==> flow/design.v <==
module unsigned_mult #(
parameter DWIDTH = 8  
)(
input  [  DWIDTH -1:0] op1    ,  
input  [  DWIDTH -1:0] op2    ,  
output [2*DWIDTH -1:0] result    
); 
assign result = op1 * op2;   
endmodule  
module signed_mult #(
parameter DWIDTH = 8  
)(
input  [  DWIDTH -1:0] op1    ,  
input  [  DWIDTH -1:0] op2    ,  
output [2*DWIDTH -1:0] result    
); 
wire   [  DWIDTH -1:0] abs_op1    ;   
wire   [  DWIDTH -1:0] abs_op2    ;   
wire   [2*DWIDTH -1:0] abs_result ;   
assign abs_op1 = op1[DWIDTH-1] ? (~op1 + 'd1) : op1;  
assign abs_op2 = op2[DWIDTH-1] ? (~op2 + 'd1) : op2;  
unsigned_mult #(
.DWIDTH (DWIDTH)  
)i_unsigned_mult_1(
 .op1    (abs_op1    ),  
 .op2    (abs_op2    ),  
 .result (abs_result )   
);  
assign result = (op1[DWIDTH-1] ^ op2[DWIDTH-1]) ? (~abs_result + 'd1) : abs_result; 
endmodule  
module comp_mult_1 #(
parameter DWIDTH = 8  
)(
input                              clk      ,  
input                              rst_n    ,  
input                              sw_rst   ,  
input                              op_val   ,  
output reg                         op_rdy   ,  
input      [      2*2*DWIDTH -1:0] op_data  ,  
output reg                         res_val  ,  
input                              res_rdy  ,  
output     [2*2*(DWIDTH + 1) -1:0] res_data    
); 
wire op_ld    ;  
reg  op_ld_d1 ;  
reg  op_ld_d2 ;  
reg  op_ld_d3 ;  
reg  op_ld_d4 ;  
reg  [  DWIDTH -1:0] x1 ;  
reg  [  DWIDTH -1:0] x2 ;  
reg  [  DWIDTH -1:0] y1 ;  
reg  [  DWIDTH -1:0] y2 ;  
reg  [  DWIDTH -1:0] mult_op1 ;  
reg  [  DWIDTH -1:0] mult_op2 ;  
wire [2*DWIDTH -1:0] prod     ;  
reg  [2*DWIDTH -1:0] prod_1_reg ;  
reg  [2*DWIDTH -1:0] prod_3_reg ;  
reg  [2*DWIDTH -1:0] xr         ;  
reg  [2*DWIDTH -1:0] yr         ;  
always @(posedge clk or negedge rst_n)
if(~rst_n)            op_rdy <= 1'b1 ; else
if(sw_rst)            op_rdy <= 1'b1 ; else
if(op_val & op_rdy)   op_rdy <= 1'b0 ; else 
if(res_val & res_rdy) op_rdy <= 1'b1 ; 
assign op_ld = op_val & op_rdy;
always @(posedge clk or negedge rst_n)
if(~rst_n) begin 
    op_ld_d1 <= 1'b0;
    op_ld_d2 <= 1'b0;
    op_ld_d3 <= 1'b0;
    op_ld_d4 <= 1'b0;
end else 
if(sw_rst) begin 
    op_ld_d1 <= 1'b0;
    op_ld_d2 <= 1'b0;
    op_ld_d3 <= 1'b0;
    op_ld_d4 <= 1'b0;
end else begin                        
    op_ld_d1 <= op_ld;     
    op_ld_d2 <= op_ld_d1;  
    op_ld_d3 <= op_ld_d2;  
    op_ld_d4 <= op_ld_d3;  
end 
always @(posedge clk or negedge rst_n)
if(~rst_n)    res_val <= 1'b0 ; else  
if(sw_rst)    res_val <= 1'b0 ; else  
if(op_ld_d4)  res_val <= 1'b1 ; else  
if(res_rdy)   res_val <= 1'b0 ;       
always @(posedge clk or negedge rst_n)
if(~rst_n) begin 
    x1 <= 'd0;
    y1 <= 'd0;
    x2 <= 'd0;
    y2 <= 'd0;
end else 
if(sw_rst) begin 
    x1 <= 'd0;
    y1 <= 'd0;
    x2 <= 'd0;
    y2 <= 'd0;
end else 
if(op_ld) begin                        
    x1 <= op_data[4*DWIDTH -1 -: DWIDTH]; 
    y1 <= op_data[3*DWIDTH -1 -: DWIDTH]; 
    x2 <= op_data[2*DWIDTH -1 -: DWIDTH]; 
    y2 <= op_data[1*DWIDTH -1 -: DWIDTH]; 
end 
always @(*)
casex({op_ld_d1, op_ld_d2, op_ld_d3, op_ld_d4})
4'b1xxx: mult_op1 = x1  ;
4'b01xx: mult_op1 = y1  ;
4'b001x: mult_op1 = x1  ;
4'b0001: mult_op1 = x2  ;
default: mult_op1 = 'd0 ;
endcase 
always @(*)
casex({op_ld_d1, op_ld_d2, op_ld_d3, op_ld_d4})
4'b1xxx: mult_op2 = x2  ;
4'b01xx: mult_op2 = y2  ;
4'b001x: mult_op2 = y2  ;
4'b0001: mult_op2 = y1  ;
default: mult_op2 = 'd0 ;
endcase
signed_mult #(
.DWIDTH (DWIDTH)  
) i_signed_mult (
 .op1    (mult_op1),  
 .op2    (mult_op2),  
 .result (prod    )   
);  
always @(posedge clk or negedge rst_n)
if(~rst_n)   prod_1_reg <= 'b0 ; else 
if(sw_rst)   prod_1_reg <= 'b0 ; else 
if(op_ld_d1) prod_1_reg <= prod;           
always @(posedge clk or negedge rst_n)
if(~rst_n)   xr <= 'b0              ; else 
if(sw_rst)   xr <= 'b0              ; else 
if(op_ld_d2) xr <= prod_1_reg - prod;      
always @(posedge clk or negedge rst_n)
if(~rst_n)   prod_3_reg <= 'b0 ; else 
if(sw_rst)   prod_3_reg <= 'b0 ; else 
if(op_ld_d3) prod_3_reg <= prod;           
always @(posedge clk or negedge rst_n)
if(~rst_n)   yr <= 'b0              ; else 
if(sw_rst)   yr <= 'b0              ; else 
if(op_ld_d4) yr <= prod_3_reg + prod;       
assign res_data = {{{'d2{xr[2*DWIDTH-1]}},xr},
                   {{'d2{yr[2*DWIDTH-1]}},yr}};  
endmodule  
module comp_mult_2 #(
parameter DWIDTH = 8  
)(
input                              clk      ,  
input                              rst_n    ,  
input                              sw_rst   ,  
input                              op_val   ,  
output reg                         op_rdy   ,  
input      [      2*2*DWIDTH -1:0] op_data  ,  
output reg                         res_val  ,  
input                              res_rdy  ,  
output     [2*2*(DWIDTH + 1) -1:0] res_data    
); 
wire op_ld    ;  
reg  op_ld_d1 ;  
reg  op_ld_d2 ;  
reg  [  DWIDTH -1:0] x1 ;  
reg  [  DWIDTH -1:0] x2 ;  
reg  [  DWIDTH -1:0] y1 ;  
reg  [  DWIDTH -1:0] y2 ;  
wire [  DWIDTH -1:0] mult0_op2 ;  
wire [  DWIDTH -1:0] mult1_op2 ;  
wire [2*DWIDTH -1:0] prod1 ;  
wire [2*DWIDTH -1:0] prod2 ;  
reg  [ 2*DWIDTH-1:0] xr ;  
reg  [ 2*DWIDTH-1:0] yr ;  
always @(posedge clk or negedge rst_n)
if(~rst_n)            op_rdy <= 1'b1 ; else
if(sw_rst)            op_rdy <= 1'b1 ; else
if(op_val & op_rdy)   op_rdy <= 1'b0 ; else 
if(res_val & res_rdy) op_rdy <= 1'b1 ; 
assign op_ld = op_val & op_rdy;
always @(posedge clk or negedge rst_n)
if(~rst_n) begin 
    op_ld_d1 <= 1'b0;
    op_ld_d2 <= 1'b0;
end else 
if(sw_rst) begin 
    op_ld_d1 <= 1'b0;
    op_ld_d2 <= 1'b0;
end else begin                        
    op_ld_d1 <= op_ld; 
    op_ld_d2 <= op_ld_d1; 
end 
always @(posedge clk or negedge rst_n)
if(~rst_n)    res_val <= 1'b0 ; else  
if(sw_rst)    res_val <= 1'b0 ; else  
if(op_ld_d2)  res_val <= 1'b1 ; else  
if(res_rdy)   res_val <= 1'b0 ;       
always @(posedge clk or negedge rst_n)
if(~rst_n) begin 
    x1 <= 'd0;
    y1 <= 'd0;
    x2 <= 'd0;
    y2 <= 'd0;
end else 
if(sw_rst) begin 
    x1 <= 'd0;
    y1 <= 'd0;
    x2 <= 'd0;
    y2 <= 'd0;
end else 
if(op_ld) begin                        
    x1 <= op_data[4*DWIDTH -1 -: DWIDTH]; 
    y1 <= op_data[3*DWIDTH -1 -: DWIDTH]; 
    x2 <= op_data[2*DWIDTH -1 -: DWIDTH]; 
    y2 <= op_data[1*DWIDTH -1 -: DWIDTH]; 
end 
assign mult0_op2 = op_ld_d1 ? x2 : y2 ;  
assign mult1_op2 = op_ld_d1 ? y2 : x2 ;  
signed_mult #(
.DWIDTH (DWIDTH)  
)i_signed_mult_0(
 .op1    (x1        ),  
 .op2    (mult0_op2 ),  
 .result (prod1     )   
);  
signed_mult #(
.DWIDTH (DWIDTH)  
)i_signed_mult_1(
 .op1    (y1        ),  
 .op2    (mult1_op2 ),  
 .result (prod2     )   
);  
always @(posedge clk or negedge rst_n)
if(~rst_n)   xr <= 'b0             ; else 
if(sw_rst)   xr <= 'b0             ; else 
if(op_ld_d1) xr <= prod1 - prod2 ;       
always @(posedge clk or negedge rst_n)
if(~rst_n)   yr <= 'b0           ; else 
if(sw_rst)   yr <= 'b0           ; else 
if(op_ld_d2) yr <= prod1 + prod2 ;       
assign res_data = {{{'d2{xr[2*DWIDTH-1]}},xr},
                   {{'d2{yr[2*DWIDTH-1]}},yr}};  
endmodule  
module comp_mult_4 #(
parameter DWIDTH = 8  
)(
input                              clk      ,  
input                              rst_n    ,  
input                              sw_rst   ,  
input                              op_val   ,  
output reg                         op_rdy   ,  
input      [      2*2*DWIDTH -1:0] op_data  ,  
output reg                         res_val  ,  
input                              res_rdy  ,  
output     [2*2*(DWIDTH + 1) -1:0] res_data    
); 
wire op_ld;  
wire [  DWIDTH -1:0] x1 ;  
wire [  DWIDTH -1:0] x2 ;  
wire [  DWIDTH -1:0] y1 ;  
wire [  DWIDTH -1:0] y2 ;  
wire [2*DWIDTH -1:0] prod1  ;  
wire [2*DWIDTH -1:0] prod2  ;  
wire [2*DWIDTH -1:0] prod3  ;  
wire [2*DWIDTH -1:0] prod4  ;  
reg  [2*DWIDTH-1 :0] xr ;  
reg  [2*DWIDTH-1 :0] yr ;  
always @(posedge clk or negedge rst_n)
if(~rst_n)            op_rdy <= 1'b1 ; else
if(sw_rst)            op_rdy <= 1'b1 ; else
if(op_val & op_rdy)   op_rdy <= 1'b0 ; else 
if(res_rdy)           op_rdy <= 1'b1 ; 
assign op_ld = op_val & op_rdy;
always @(posedge clk or negedge rst_n)
if(~rst_n)              res_val <= 1'b0 ; else  
if(sw_rst)              res_val <= 1'b0 ; else  
if(op_ld)               res_val <= 1'b1 ; else  
if(res_rdy)             res_val <= 1'b0 ;       
assign x1 = op_data[4*DWIDTH -1 -: DWIDTH]; 
assign y1 = op_data[3*DWIDTH -1 -: DWIDTH]; 
assign x2 = op_data[2*DWIDTH -1 -: DWIDTH]; 
assign y2 = op_data[1*DWIDTH -1 -: DWIDTH]; 
signed_mult #(
.DWIDTH (DWIDTH)  
)i_signed_mult_0(
 .op1    (x1     ),  
 .op2    (x2     ),  
 .result (prod1  )   
);  
signed_mult #(
.DWIDTH (DWIDTH)  
)i_signed_mult_1(
 .op1    (x1     ),  
 .op2    (y2     ),  
 .result (prod2  )   
);  
signed_mult #(
.DWIDTH (DWIDTH)  
)i_signed_mult_2(
 .op1    (x2     ),  
 .op2    (y1     ),  
 .result (prod3  )   
);  
signed_mult #(
.DWIDTH (DWIDTH)  
)i_signed_mult_3(
 .op1    (y1     ),  
 .op2    (y2     ),  
 .result (prod4  )   
);  
always @(posedge clk or negedge rst_n)
if(~rst_n)   xr <= 'b0           ; else 
if(sw_rst)   xr <= 'b0           ; else 
if(op_ld)    xr <= prod1 - prod4 ;       
always @(posedge clk or negedge rst_n)
if(~rst_n)   yr <= 'b0           ; else 
if(sw_rst)   yr <= 'b0           ; else 
if(op_ld)    yr <= prod2 + prod3 ;       
assign res_data = {{{'d2{xr[2*DWIDTH-1]}},xr},
                   {{'d2{yr[2*DWIDTH-1]}},yr}};  
endmodule  
module comp_mult_wrapper #(
parameter DWIDTH  = 8 ,  
parameter NO_MULT = 4    
)(
input                          clk      ,  
input                          rst_n    ,  
input                          sw_rst   ,  
input                          op_val   ,  
output                         op_rdy   ,  
input  [      2*2*DWIDTH -1:0] op_data  ,  
output                         res_val  ,  
input                          res_rdy  ,  
output [2*2*(DWIDTH + 1) -1:0] res_data    
); 
generate 
    if(NO_MULT == 4) begin : GEN_4_MULTS
        comp_mult_4 #(
        .DWIDTH (DWIDTH)  
        )i_comp_mult_4 (
        .clk      (clk      ),  
        .rst_n    (rst_n    ),  
        .sw_rst   (sw_rst   ),  
        .op_val   (op_val   ),  
        .op_rdy   (op_rdy   ),  
        .op_data  (op_data  ),  
        .res_val  (res_val  ),  
        .res_rdy  (res_rdy  ),  
        .res_data (res_data )   
        ); 
    end
    else if(NO_MULT == 2) begin : GEN_2_MULTS
        comp_mult_2 #(
        .DWIDTH (DWIDTH)  
        )i_comp_mult_2 (
        .clk      (clk      ),  
        .rst_n    (rst_n    ),  
        .sw_rst   (sw_rst   ),  
        .op_val   (op_val   ),  
        .op_rdy   (op_rdy   ),  
        .op_data  (op_data  ),  
        .res_val  (res_val  ),  
        .res_rdy  (res_rdy  ),  
        .res_data (res_data )   
        ); 
    end else if(NO_MULT == 1) begin : GEN_1_MULT
        comp_mult_1 #(
        .DWIDTH (DWIDTH)  
        )i_comp_mult_1 (
        .clk      (clk      ),  
        .rst_n    (rst_n    ),  
        .sw_rst   (sw_rst   ),  
        .op_val   (op_val   ),  
        .op_rdy   (op_rdy   ),  
        .op_data  (op_data  ),  
        .res_val  (res_val  ),  
        .res_rdy  (res_rdy  ),  
        .res_data (res_data )   
        ); 
    end
    else begin : ERROR
        initial begin 
            $display("%M ERROR: Invalid number of multipliers, NO_MULT should be 1, 2 or 4 \n");
            $stop;
        end 
    end 
endgenerate 
endmodule  
module comp_mult_top #(
parameter NO_MULT   = 4     ,  
parameter APB_BADDR = 0     ,  
parameter SYS_AW    = 16    ,  
parameter REG_DW    = 16       
)(
input                    clk         ,  
input                    rst_n       ,  
input      [ SYS_AW-1:0] apb_paddr   ,  
input                    apb_psel    ,  
input                    apb_penable ,  
input                    apb_pwrite  ,  
input      [REG_DW -1:0] apb_pwdata  ,  
output                   apb_pready  ,  
output reg [REG_DW -1:0] apb_prdata  ,  
output reg               apb_pslverr ,  
output reg               mem_ce      ,  
output reg               mem_we      ,  
output reg [SYS_AW -1:0] mem_addr    ,  
output reg [     8 -1:0] mem_wr_data ,  
input      [     8 -1:0] mem_rd_data    
);
localparam DWIDTH = 8 ;
localparam IDLE   = 2'b00;  
localparam RD_OPS = 2'b01;  
localparam WORK   = 2'b10;  
localparam WR_RES = 2'b11;  
reg  [       REG_DW -1:0] op1_addr      ;  
reg  [       REG_DW -1:0] op2_addr      ;  
reg  [       REG_DW -1:0] res_addr      ;  
reg  [       REG_DW -1:0] no_op         ;  
reg  [       REG_DW -1:0] cfg_start     ;  
reg  [       REG_DW -1:0] sts_stop      ;  
wire                      wr_op1_addr   ;  
wire                      wr_op2_addr   ;  
wire                      wr_res_addr   ;  
wire                      wr_no_op      ;  
wire                      wr_cfg_start  ;  
wire                      wr_sts_stop   ;  
wire                      rd_sts_stop   ;  
wire                      rd_sts_state  ;  
wire                      sel_regs      ;  
reg                       op_val        ;  
wire                      op_rdy        ;  
wire [   2*2*DWIDTH -1:0] op_data       ;  
wire                      res_val       ;  
reg                       res_rdy       ;  
wire [2*2*(DWIDTH+1)-1:0] res_data      ;  
wire                      set_res_rdy   ;  
reg  [     3*DWIDTH -1:0] data_reg      ;  
reg  [            2 -1:0] sts_cstate    ;  
wire                      start         ;  
wire                      sw_rst        ;  
wire                      byte_rd_done  ;  
wire                      byte_wr_done  ;  
wire                      finish        ;  
wire                      next_op       ;  
reg                       mem_ce_d      ;  
reg                       mem_we_d      ;  
wire                      set_mem_ce    ;  
wire                      set_mem_we    ;  
reg  [            3 -1:0] byte_cnt      ;  
reg  [       REG_DW -1:0] op_cnt        ;  
comp_mult_wrapper #(
.DWIDTH  (DWIDTH  ),  
.NO_MULT (NO_MULT )   
) i_comp_mult_wrapper (
.clk      (clk     ),  
.rst_n    (rst_n   ),  
.sw_rst   (sw_rst  ),  
.op_val   (op_val  ),  
.op_rdy   (op_rdy  ),  
.op_data  (op_data ),  
.res_val  (res_val ),  
.res_rdy  (res_rdy ),  
.res_data (res_data)   
); 
assign apb_pready = 1'b1;  
assign wr_op1_addr  = apb_psel & apb_penable &  apb_pwrite & (apb_paddr == APB_BADDR + 0); 
assign wr_op2_addr  = apb_psel & apb_penable &  apb_pwrite & (apb_paddr == APB_BADDR + 1); 
assign wr_res_addr  = apb_psel & apb_penable &  apb_pwrite & (apb_paddr == APB_BADDR + 2); 
assign wr_no_op     = apb_psel & apb_penable &  apb_pwrite & (apb_paddr == APB_BADDR + 3); 
assign wr_cfg_start = apb_psel & apb_penable &  apb_pwrite & (apb_paddr == APB_BADDR + 4); 
assign wr_sts_stop  = apb_psel & apb_penable &  apb_pwrite & (apb_paddr == APB_BADDR + 5);  
assign rd_sts_stop  = apb_psel & apb_penable & ~apb_pwrite & (apb_paddr == APB_BADDR + 5);  
assign rd_sts_state = apb_psel & apb_penable & ~apb_pwrite & (apb_paddr == APB_BADDR + 6);  
assign sel_regs = wr_op1_addr  |
                  wr_op2_addr  |
                  wr_res_addr  |
                  wr_no_op     |
                  wr_cfg_start |
                  wr_sts_stop  |
                  rd_sts_stop  |
                  rd_sts_state ;
always @(posedge clk or negedge rst_n)
if(~rst_n)        apb_pslverr <= 'd0         ; else   
if(apb_pslverr)   apb_pslverr <= 'd0         ; else   
if(apb_penable)   apb_pslverr <= ~sel_regs   ;        
always @(posedge clk or negedge rst_n)
if(~rst_n)          op1_addr  <= 'd0            ; else  
if(wr_op1_addr)     op1_addr  <= apb_pwdata     ; else  
if(byte_rd_done)    op1_addr  <= op1_addr + 'd2 ;
always @(posedge clk or negedge rst_n)
if(~rst_n)          op2_addr  <= 'd0            ; else  
if(wr_op2_addr)     op2_addr  <= apb_pwdata     ; else  
if(byte_rd_done)    op2_addr  <= op2_addr + 'd2 ;
always @(posedge clk or negedge rst_n)
if(~rst_n)          res_addr  <= 'd0            ; else  
if(wr_res_addr)     res_addr  <= apb_pwdata     ; else  
if(byte_wr_done)    res_addr  <= res_addr + 'd6 ;
always @(posedge clk or negedge rst_n)
if(~rst_n)          no_op     <= 'd0            ; else  
if(wr_no_op)        no_op     <= apb_pwdata     ;       
always @(posedge clk or negedge rst_n)              
if(~rst_n)          cfg_start <= 'd0            ; else  
if(~sw_rst & start) cfg_start <= 'd0            ; else  
if(wr_cfg_start)    cfg_start <= apb_pwdata     ;       
always @(posedge clk or negedge rst_n)        
if(~rst_n)          sts_stop  <= 'd0            ; else  
if(wr_sts_stop)     sts_stop  <= apb_pwdata     ; else  
if(finish)          sts_stop  <= {{REG_DW-1{1'b0}}, 1'b1} ;  
always @(posedge clk or negedge rst_n)
if(~rst_n)          apb_prdata <= 'd0                            ; else  
if(rd_sts_stop)     apb_prdata <= sts_stop                       ; else  
if(rd_sts_state)    apb_prdata <= {{REG_DW-2{1'b0}}, sts_cstate} ;       
assign start  = cfg_start[0] & (no_op > 'd0);
assign sw_rst = cfg_start[1];
always @(posedge clk or negedge rst_n)
if(~rst_n) 
    sts_cstate <= IDLE;      
else if(sw_rst) 
    sts_cstate <= IDLE; 
else begin 
    case(sts_cstate)
        IDLE    : if(start)                 
                    sts_cstate <= RD_OPS;   
                  else
                    sts_cstate <= IDLE;
        RD_OPS  : if(byte_rd_done)  
                    sts_cstate <= WORK;     
                  else 
                    sts_cstate <= RD_OPS;
        WORK    : if(res_val)
                    sts_cstate <= WR_RES;   
                  else 
                    sts_cstate <= WORK;
        default : if(finish) 
                    sts_cstate <= IDLE;     
                  else if(next_op)
                    sts_cstate <= RD_OPS;   
                  else 
                    sts_cstate <= WR_RES;
    endcase 
end   
assign byte_rd_done = (sts_cstate == RD_OPS) & (byte_cnt == 3'd3);   
assign byte_wr_done = (sts_cstate == WR_RES) & (byte_cnt == 3'd5);   
assign next_op      = byte_wr_done & (op_cnt != (no_op - 'd1));      
assign finish       = byte_wr_done & (op_cnt == (no_op - 'd1));      
always @(posedge clk or negedge rst_n)
if(~rst_n)          byte_cnt <= 3'd0            ; else  
if(byte_rd_done)    byte_cnt <= 3'd0            ; else  
if(byte_wr_done)    byte_cnt <= 3'd0            ; else  
if(mem_ce)          byte_cnt <= byte_cnt + 3'd1 ;       
always @(posedge clk or negedge rst_n)
if(~rst_n)          op_cnt <= 'd0          ; else  
if(finish)          op_cnt <= 'd0          ; else  
if(next_op)         op_cnt <= op_cnt + 'd1 ;       
always @(posedge clk or negedge rst_n)
if(~rst_n)          op_val <= 1'b0; else   
if(byte_rd_done)    op_val <= 1'b1; else   
if(op_val & op_rdy) op_val <= 1'b0;        
always @(posedge clk or negedge rst_n)
if(~rst_n)          data_reg <= 'd0; else   
if(mem_ce_d & ~mem_we_d) begin              
    case(byte_cnt)
        3'b001 :    data_reg[3*DWIDTH-1 : 2*DWIDTH] <= mem_rd_data;  
        3'b010 :    data_reg[2*DWIDTH-1 : 1*DWIDTH] <= mem_rd_data;  
        3'b011 :    data_reg[1*DWIDTH-1 : 0       ] <= mem_rd_data;  
        default:    data_reg                        <= data_reg; 
    endcase 
end 
assign op_data = {data_reg, mem_rd_data};  
assign set_res_rdy = (sts_cstate == WR_RES) & (byte_cnt == 3'd4);  
always @(posedge clk or negedge rst_n)
if(~rst_n)       res_rdy <= 1'b0; else   
if(set_res_rdy)  res_rdy <= 1'b1; else   
if(byte_wr_done) res_rdy <= 1'b0;        
always @(*) 
    if(sts_cstate == RD_OPS)
        if(byte_cnt < 3'd2) mem_addr = op1_addr + byte_cnt       ; else  
                            mem_addr = op2_addr + byte_cnt - 'd2 ;       
    else  
                            mem_addr = res_addr + byte_cnt;              
always @(*)
    case(byte_cnt)
        3'b000  : mem_wr_data <= res_data[25:18];           
        3'b001  : mem_wr_data <= res_data[33:26];           
        3'b010  : mem_wr_data <= {6'd0, res_data[35:34]};   
        3'b011  : mem_wr_data <= res_data[ 7:0 ];           
        3'b100  : mem_wr_data <= res_data[15:8 ];           
        default : mem_wr_data <= {6'd0, res_data[17:16]};   
    endcase 
assign set_mem_ce = ((sts_cstate == IDLE)   & start   ) |   
                    ((sts_cstate == WR_RES) & next_op ) |   
                    ((sts_cstate == WORK)   & res_val ) ;   
always @(posedge clk or negedge rst_n)
if(~rst_n)        mem_ce <= 1'b0; else  
if(set_mem_ce)    mem_ce <= 1'b1; else  
if(byte_rd_done | byte_wr_done) 
                  mem_ce <= 1'b0;       
assign set_mem_we = (sts_cstate == WORK) & res_val;  
always @(posedge clk or negedge rst_n)
if(~rst_n)        mem_we <= 1'b0; else     
if(set_mem_we)    mem_we <= 1'b1; else     
if(byte_wr_done)  mem_we <= 1'b0;          
always @(posedge clk or negedge rst_n)
if(~rst_n) mem_ce_d <= 1'b0   ; else       
if(sw_rst) mem_ce_d <= 1'b0   ; else       
           mem_ce_d <= mem_ce ;        
always @(posedge clk or negedge rst_n)    
if(~rst_n) mem_we_d <= 1'b0   ; else       
if(sw_rst) mem_we_d <= 1'b0   ; else       
           mem_we_d <= mem_we ;
endmodule  
Tool chain data of comp_mult_top
The steps from the RTL of comp_mult_top to its reports follow in flow order.
Line numbers count from 1 in the design file above.
Operators: Yosys type, input widths -> output width; for muxes data width and select width s.
Library cell names are shortened.
{ "setup": {"top_module": "comp_mult_top", "clock": "clk", "library": "sky130hd", "corner": "tt_025C_1v80"} }

Elaborated design
Source: Yosys, flattened and elaborated, memories not mapped. Widths are those after wreduce. Registers that Yosys merges into a memory's read port (data or address) are not register bits. Print and check cells do not count. Equal cells are merged and count once.
{ "bits": {"register_bits": 184, "out_inout_bits": 44, "elab_cells": 191} }
{ "classes": {"add_sub_neg": 20, "multipliers": 4, "cmp": 2, "equal": 16, "mux": 56, "bitwise": 49, "reduce_logical": 20} }
{ "op_table": {"columns": ["cell", "count"], "rows": [
  ["$mul 8x8->16", 4],
  ["$mux 16", 22],
  ["$add 16x1->16 const B", 5],
  ["$not 16->16", 4],
  ["$add 16x3->16", 3],
  ["$eq 16x3->1 const B", 3],
  ["$pmux 8 s5", 1],
  ["$add 16x2->16 const B", 2],
  ["$eq 16x2->1 const B", 2],
  ["$eq 16x32->1", 1],
  ["$ne 16x32->1", 1],
  ["$add 8x1->8 const B", 4],
  ["$not 8->8", 4],
  ["$mux 8", 4],
  ["$reduce_bool 2->1", 12],
  ["$and 1x1->1", 23],
  ["$mux 1", 19],
  ["$sub 16x1->17 const B", 1],
  ["$gt 16x1->1 const B", 1],
  ["$eq 16x1->1 const B", 1],
  ["$add 16x16->16", 1],
  ["$sub 16x16->16", 1],
  ["$sub 16x2->16 const B", 1],
  ["$add 16x3->16 const B", 1],
  ["$logic_not 16->1", 1],
  ["$mux 2", 6],
  ["$or 1x1->1", 10],
  ["$mux 3", 3]
]} }
Other operator kinds: 14; their cells: 26.

Depth
Longest topological path by Yosys (ltp), each cell counted once; first at word level (registers and memories cut), then after technology mapping (sequential cells cut; the memories' decode and read muxes count).
{ "logic_depth": {"ltp_word": 13, "ABC_AREA": 1, "depth_mapped": 46, "mapped_depth_nobuf": 45} }

After synthesis
The flow's flattened synthesis, as Yosys stat reports it; memories are mapped. The netlist is that of the ABC_AREA named above (0 if unset); the other value can give another one.
{ "synth_totals": {"cells": 3367, "synth_area_um2": 23176.0, "seqArea_um2": 4605.7, "ff_cells": 184, "n_buf": 62} }
{ "types": {"columns": ["cell", "count"], "rows": [
  ["dfrtp_1", 183],
  ["nand2_1", 809],
  ["fa_1", 149],
  ["ha_1", 227],
  ["inv_1", 696],
  ["nor2_1", 346],
  ["xor2_1", 105],
  ["o21ai_0", 169],
  ["nand3_1", 164],
  ["a21oi_1", 123],
  ["xnor2_1", 39],
  ["o221ai_1", 29],
  ["nor3_1", 48],
  ["o22ai_1", 34],
  ["nand4_1", 33],
  ["clkbuf_1", 49],
  ["nand3b_1", 21],
  ["or2_2", 16]
]} }
Other cell types: 41; their cells: 127.

Worst setup path after synthesis
Path of least setup slack by OpenSTA after synthesis, without wires, with an ideal clock, recovery checks aside; 20% of the period is set as input and as output delay. Where synthesis merged equal registers, the netlist keeps one of their names.
{ "synth_path": {"path_type": "input-to-reg", "start": "input mem_rd_data[0]", "end": "register i_comp_mult_wrapper.GEN_4_MULTS.i_comp_mult_4.yr[15]", "tclk_ns": 10.0, "setup_ns": 0.118, "arrival_ns": 7.995, "required_time_ns": 9.882, "slack_ns": 1.887, "delay_ns": 6.113, "driving_pins": 39, "n_path_buf": 2, "period_less_setup_slack_ns": 8.113} }
"delay_ns" = arrival - input delay + setup time.
"driving_pins" counts driving pins, that of a launching flip-flop among them; a cell with two outputs on the path counts twice.
"period_less_setup_slack_ns" = period - worst setup slack (recovery checks aside). The figure is calculated, with input and output delays left at 20% of the set period.
Between the ends stands the longest chain of elaborated cells between them, by number of cells; it is not shown to be the way that was timed. Of several equally long chains one is given.
A line is the first line of the expression or statement that the cell stems from. Yosys adds cells for indexed reads and writes and turns some case tables into memories.
At most two assigning lines are given for a register; there are more.
{ "synth_between": {"cell_sequence": "inv_1 -> clkbuf_1 -> ha_1 -> inv_1 -> nor2_1 -> nand3_1 -> nand2_1 -> nand2_1 -> nand2_1 -> clkbuf_1 -> nand2_1 -> fa_1 -> fa_1 -> inv_1 -> fa_1 -> inv_1 -> fa_1 -> inv_1 -> (+3 left out) -> nand3_1 -> nand2_1 -> nand2_1 -> nand2_1 -> o31ai_1 -> nand2_1 -> a21oi_1 -> xor2_1 -> ha_1 -> nand2_1 -> nor2_1 -> inv_1 -> o221ai_1 -> a21oi_1 -> inv_1 -> nand3_1 -> nand3_1 -> nand2_1", "elab_chain_cells": 10, "cone_cells": 10} }
{ "synth_rtl": {"columns": ["element", "line", "rtl"], "rows": [
  ["from (decl)", 410, "input      [     8 -1:0] mem_rd_data"],
  ["$not 8->8", 21, "assign abs_op2 = op2[DWIDTH-1] ? (~op2 + 'd1) : op2;"],
  ["$add 8x1->8", 21, null],
  ["$mux 8", 21, null],
  ["$mul 8x8->16", 8, "assign result = op1 * op2;"],
  ["$not 16->16", 29, "assign result = (op1[DWIDTH-1] ^ op2[DWIDTH-1]) ? (~abs_result + 'd1) : abs_result;"],
  ["$add 16x1->16", 29, null],
  ["$mux 16", 29, null],
  ["$add 16x16->16", 319, "if(op_ld)    yr <= prod2 + prod3 ;"],
  ["$mux 16", 319, null],
  ["$mux 16", 318, "if(sw_rst)   yr <= 'b0           ; else"],
  ["to (assign)", 318, null],
  ["to (assign)", 319, null],
  ["to (decl)", 268, "reg  [2*DWIDTH-1 :0] yr ;"]
]} }

Timing after layout
From the final timing report of record 1: the path of least setup slack in the routed layout; clock arrival at registers is part of the times.
{ "layout_path": {"path_type": "input-to-reg", "start": "input mem_rd_data[0]", "end": "register i_comp_mult_wrapper.GEN_4_MULTS.i_comp_mult_4.xr[14]", "tclk_ns": 10.0, "setup_ns": 0.11, "arrival_ns": 9.24, "required_time_ns": 10.36, "slack_ns": 1.12, "driving_pins": 38, "n_path_buf": 1} }
Between the ends stands the longest chain of elaborated cells between them, by number of cells; it is not shown to be the way that was timed. Of several equally long chains one is given.
At most two assigning lines are given for a register; there are more.
{ "layout_between": {"cell_sequence": "clkdlybuf4s50_1 -> inv_1 -> ha_1 -> inv_1 -> nor2_1 -> inv_1 -> nor2_1 -> o21ai_0 -> nand2_1 -> inv_1 -> nor2_1 -> fa_1 -> fa_1 -> inv_1 -> fa_1 -> fa_1 -> inv_1 -> ha_1 -> (+2 left out) -> nand2_1 -> nand2_1 -> inv_1 -> nor3_1 -> nand2_1 -> nor2_1 -> nand2_1 -> nand2_1 -> xnor2_1 -> inv_1 -> ha_1 -> inv_1 -> nor3_1 -> nand3_1 -> nand2_1 -> a21oi_1 -> o21ai_0 -> nand2_1", "elab_chain_cells": 10, "cone_cells": 10} }
{ "layout_rtl": {"columns": ["element", "line", "rtl"], "rows": [
  ["from (decl)", 410, "input      [     8 -1:0] mem_rd_data"],
  ["$not 8->8", 21, "assign abs_op2 = op2[DWIDTH-1] ? (~op2 + 'd1) : op2;"],
  ["$add 8x1->8", 21, null],
  ["$mux 8", 21, null],
  ["$mul 8x8->16", 8, "assign result = op1 * op2;"],
  ["$not 16->16", 29, "assign result = (op1[DWIDTH-1] ^ op2[DWIDTH-1]) ? (~abs_result + 'd1) : abs_result;"],
  ["$add 16x1->16", 29, null],
  ["$mux 16", 29, null],
  ["$sub 16x16->16", 315, "if(op_ld)    xr <= prod1 - prod4 ;"],
  ["$mux 16", 315, null],
  ["$mux 16", 314, "if(sw_rst)   xr <= 'b0           ; else"],
  ["to (assign)", 314, null],
  ["to (assign)", 315, null],
  ["to (decl)", 267, "reg  [2*DWIDTH-1 :0] xr ;"]
]} }

Settings and measured results of 4 stored flow runs for module comp_mult_top (sky130hd), not sorted in any way. The constraints put input and output delay at 20% of the set period each and load the outputs with 0.01 pF.
By "period achieved" is meant the clock period of the run minus its worst setup slack. This is arithmetic on one report: input and output delays are still those of the set period (20% each).
"worst setup path time": the worst setup path's part of the clock period (all of it between registers, 20% less for each end at a port) less its slack. A launch clock that arrives late makes it longer, a capture clock that arrives late makes it shorter.
"overall power" rests on the timing tool's default activity at the inputs, not on a simulated workload.

==> record 1: settings <==
{ "ABC_AREA": 1, "CELL_PAD_IN_SITES_DETAIL_PLACEMENT": 0, "CELL_PAD_IN_SITES_GLOBAL_PLACEMENT": 2, "CORE_ASPECT_RATIO": 0.65, "CORE_MARGIN": 9, "CTS_CLUSTER_SIZE": 56, "MAX_ROUTING_LAYER": "met5", "MIN_ROUTING_LAYER": "met1", "period_ns": 10.0, "CAP_MARGIN": 20, "CORE_UTILIZATION": 40, "SLEW_MARGIN": 20 }
==> record 1: results <==
netlist area reported by Yosys: 23176.0 um^2
die area: 67131.3 um^2
area of the standard cells in the finished layout: 25574.5 um^2
utilization after layout: 45.1 %
worst slack on setup checks: 1.116 ns
sum of negative setup slack: 0.000 ns
lowest hold slack: 0.491 ns
overall power: 1693 uW
period achieved: 8.884 ns
worst setup path time: 6.88 ns
kind of the worst setup path: input-to-reg

==> record 2: settings <==
{ "CELL_PAD_IN_SITES_DETAIL_PLACEMENT": 2, "CELL_PAD_IN_SITES_GLOBAL_PLACEMENT": 2, "CORE_ASPECT_RATIO": 0.65, "CORE_MARGIN": 9, "CTS_CLUSTER_SIZE": 56, "MAX_ROUTING_LAYER": "met4", "MIN_ROUTING_LAYER": "met1", "period_ns": 10.0, "CAP_MARGIN": 20, "CORE_UTILIZATION": 40, "SLEW_MARGIN": 20 }
==> record 2: results <==
netlist area reported by Yosys: 21384.3 um^2
die area: 62301.1 um^2
area of the standard cells in the finished layout: 23804.1 um^2
utilization after layout: 45.6 %
worst slack on setup checks: 0.462 ns
sum of negative setup slack: 0.000 ns
lowest hold slack: 0.443 ns
overall power: 2667 uW
period achieved: 9.538 ns
worst setup path time: 7.54 ns
kind of the worst setup path: input-to-reg

==> record 3: settings <==
{ "ABC_AREA": 1, "CORE_ASPECT_RATIO": 0.56, "CORE_UTILIZATION": 48, "GPL_TIMING_DRIVEN": 1, "MAX_ROUTING_LAYER": "met5", "PLACE_DENSITY_LB_ADDON": 0.15, "TNS_END_PERCENT": 25, "period_ns": 16.1, "CAP_MARGIN": 20, "CORE_MARGIN": 2, "SLEW_MARGIN": 20 }
==> record 3: results <==
netlist area reported by Yosys: 23176.0 um^2
die area: 50131.3 um^2
area of the standard cells in the finished layout: 25346.8 um^2
utilization after layout: 53.0 %
worst slack on setup checks: 5.419 ns
sum of negative setup slack: 0.000 ns
lowest hold slack: 0.478 ns
overall power: 1051 uW
period achieved: 10.681 ns
worst setup path time: 7.46 ns
kind of the worst setup path: input-to-reg

==> record 4: settings <==
{ "CELL_PAD_IN_SITES_DETAIL_PLACEMENT": 1, "CORE_ASPECT_RATIO": 0.65, "MIN_ROUTING_LAYER": "met2", "period_ns": 10.0, "CAP_MARGIN": 20, "CORE_MARGIN": 2, "CORE_UTILIZATION": 40, "SLEW_MARGIN": 20 }
==> record 4: results <==
netlist area reported by Yosys: 21384.3 um^2
die area: 55368.4 um^2
area of the standard cells in the finished layout: 23845.4 um^2
utilization after layout: 45.1 %
worst slack on setup checks: 0.468 ns
sum of negative setup slack: 0.000 ns
lowest hold slack: 0.456 ns
overall power: 2671 uW
period achieved: 9.532 ns
worst setup path time: 7.53 ns
kind of the worst setup path: input-to-reg
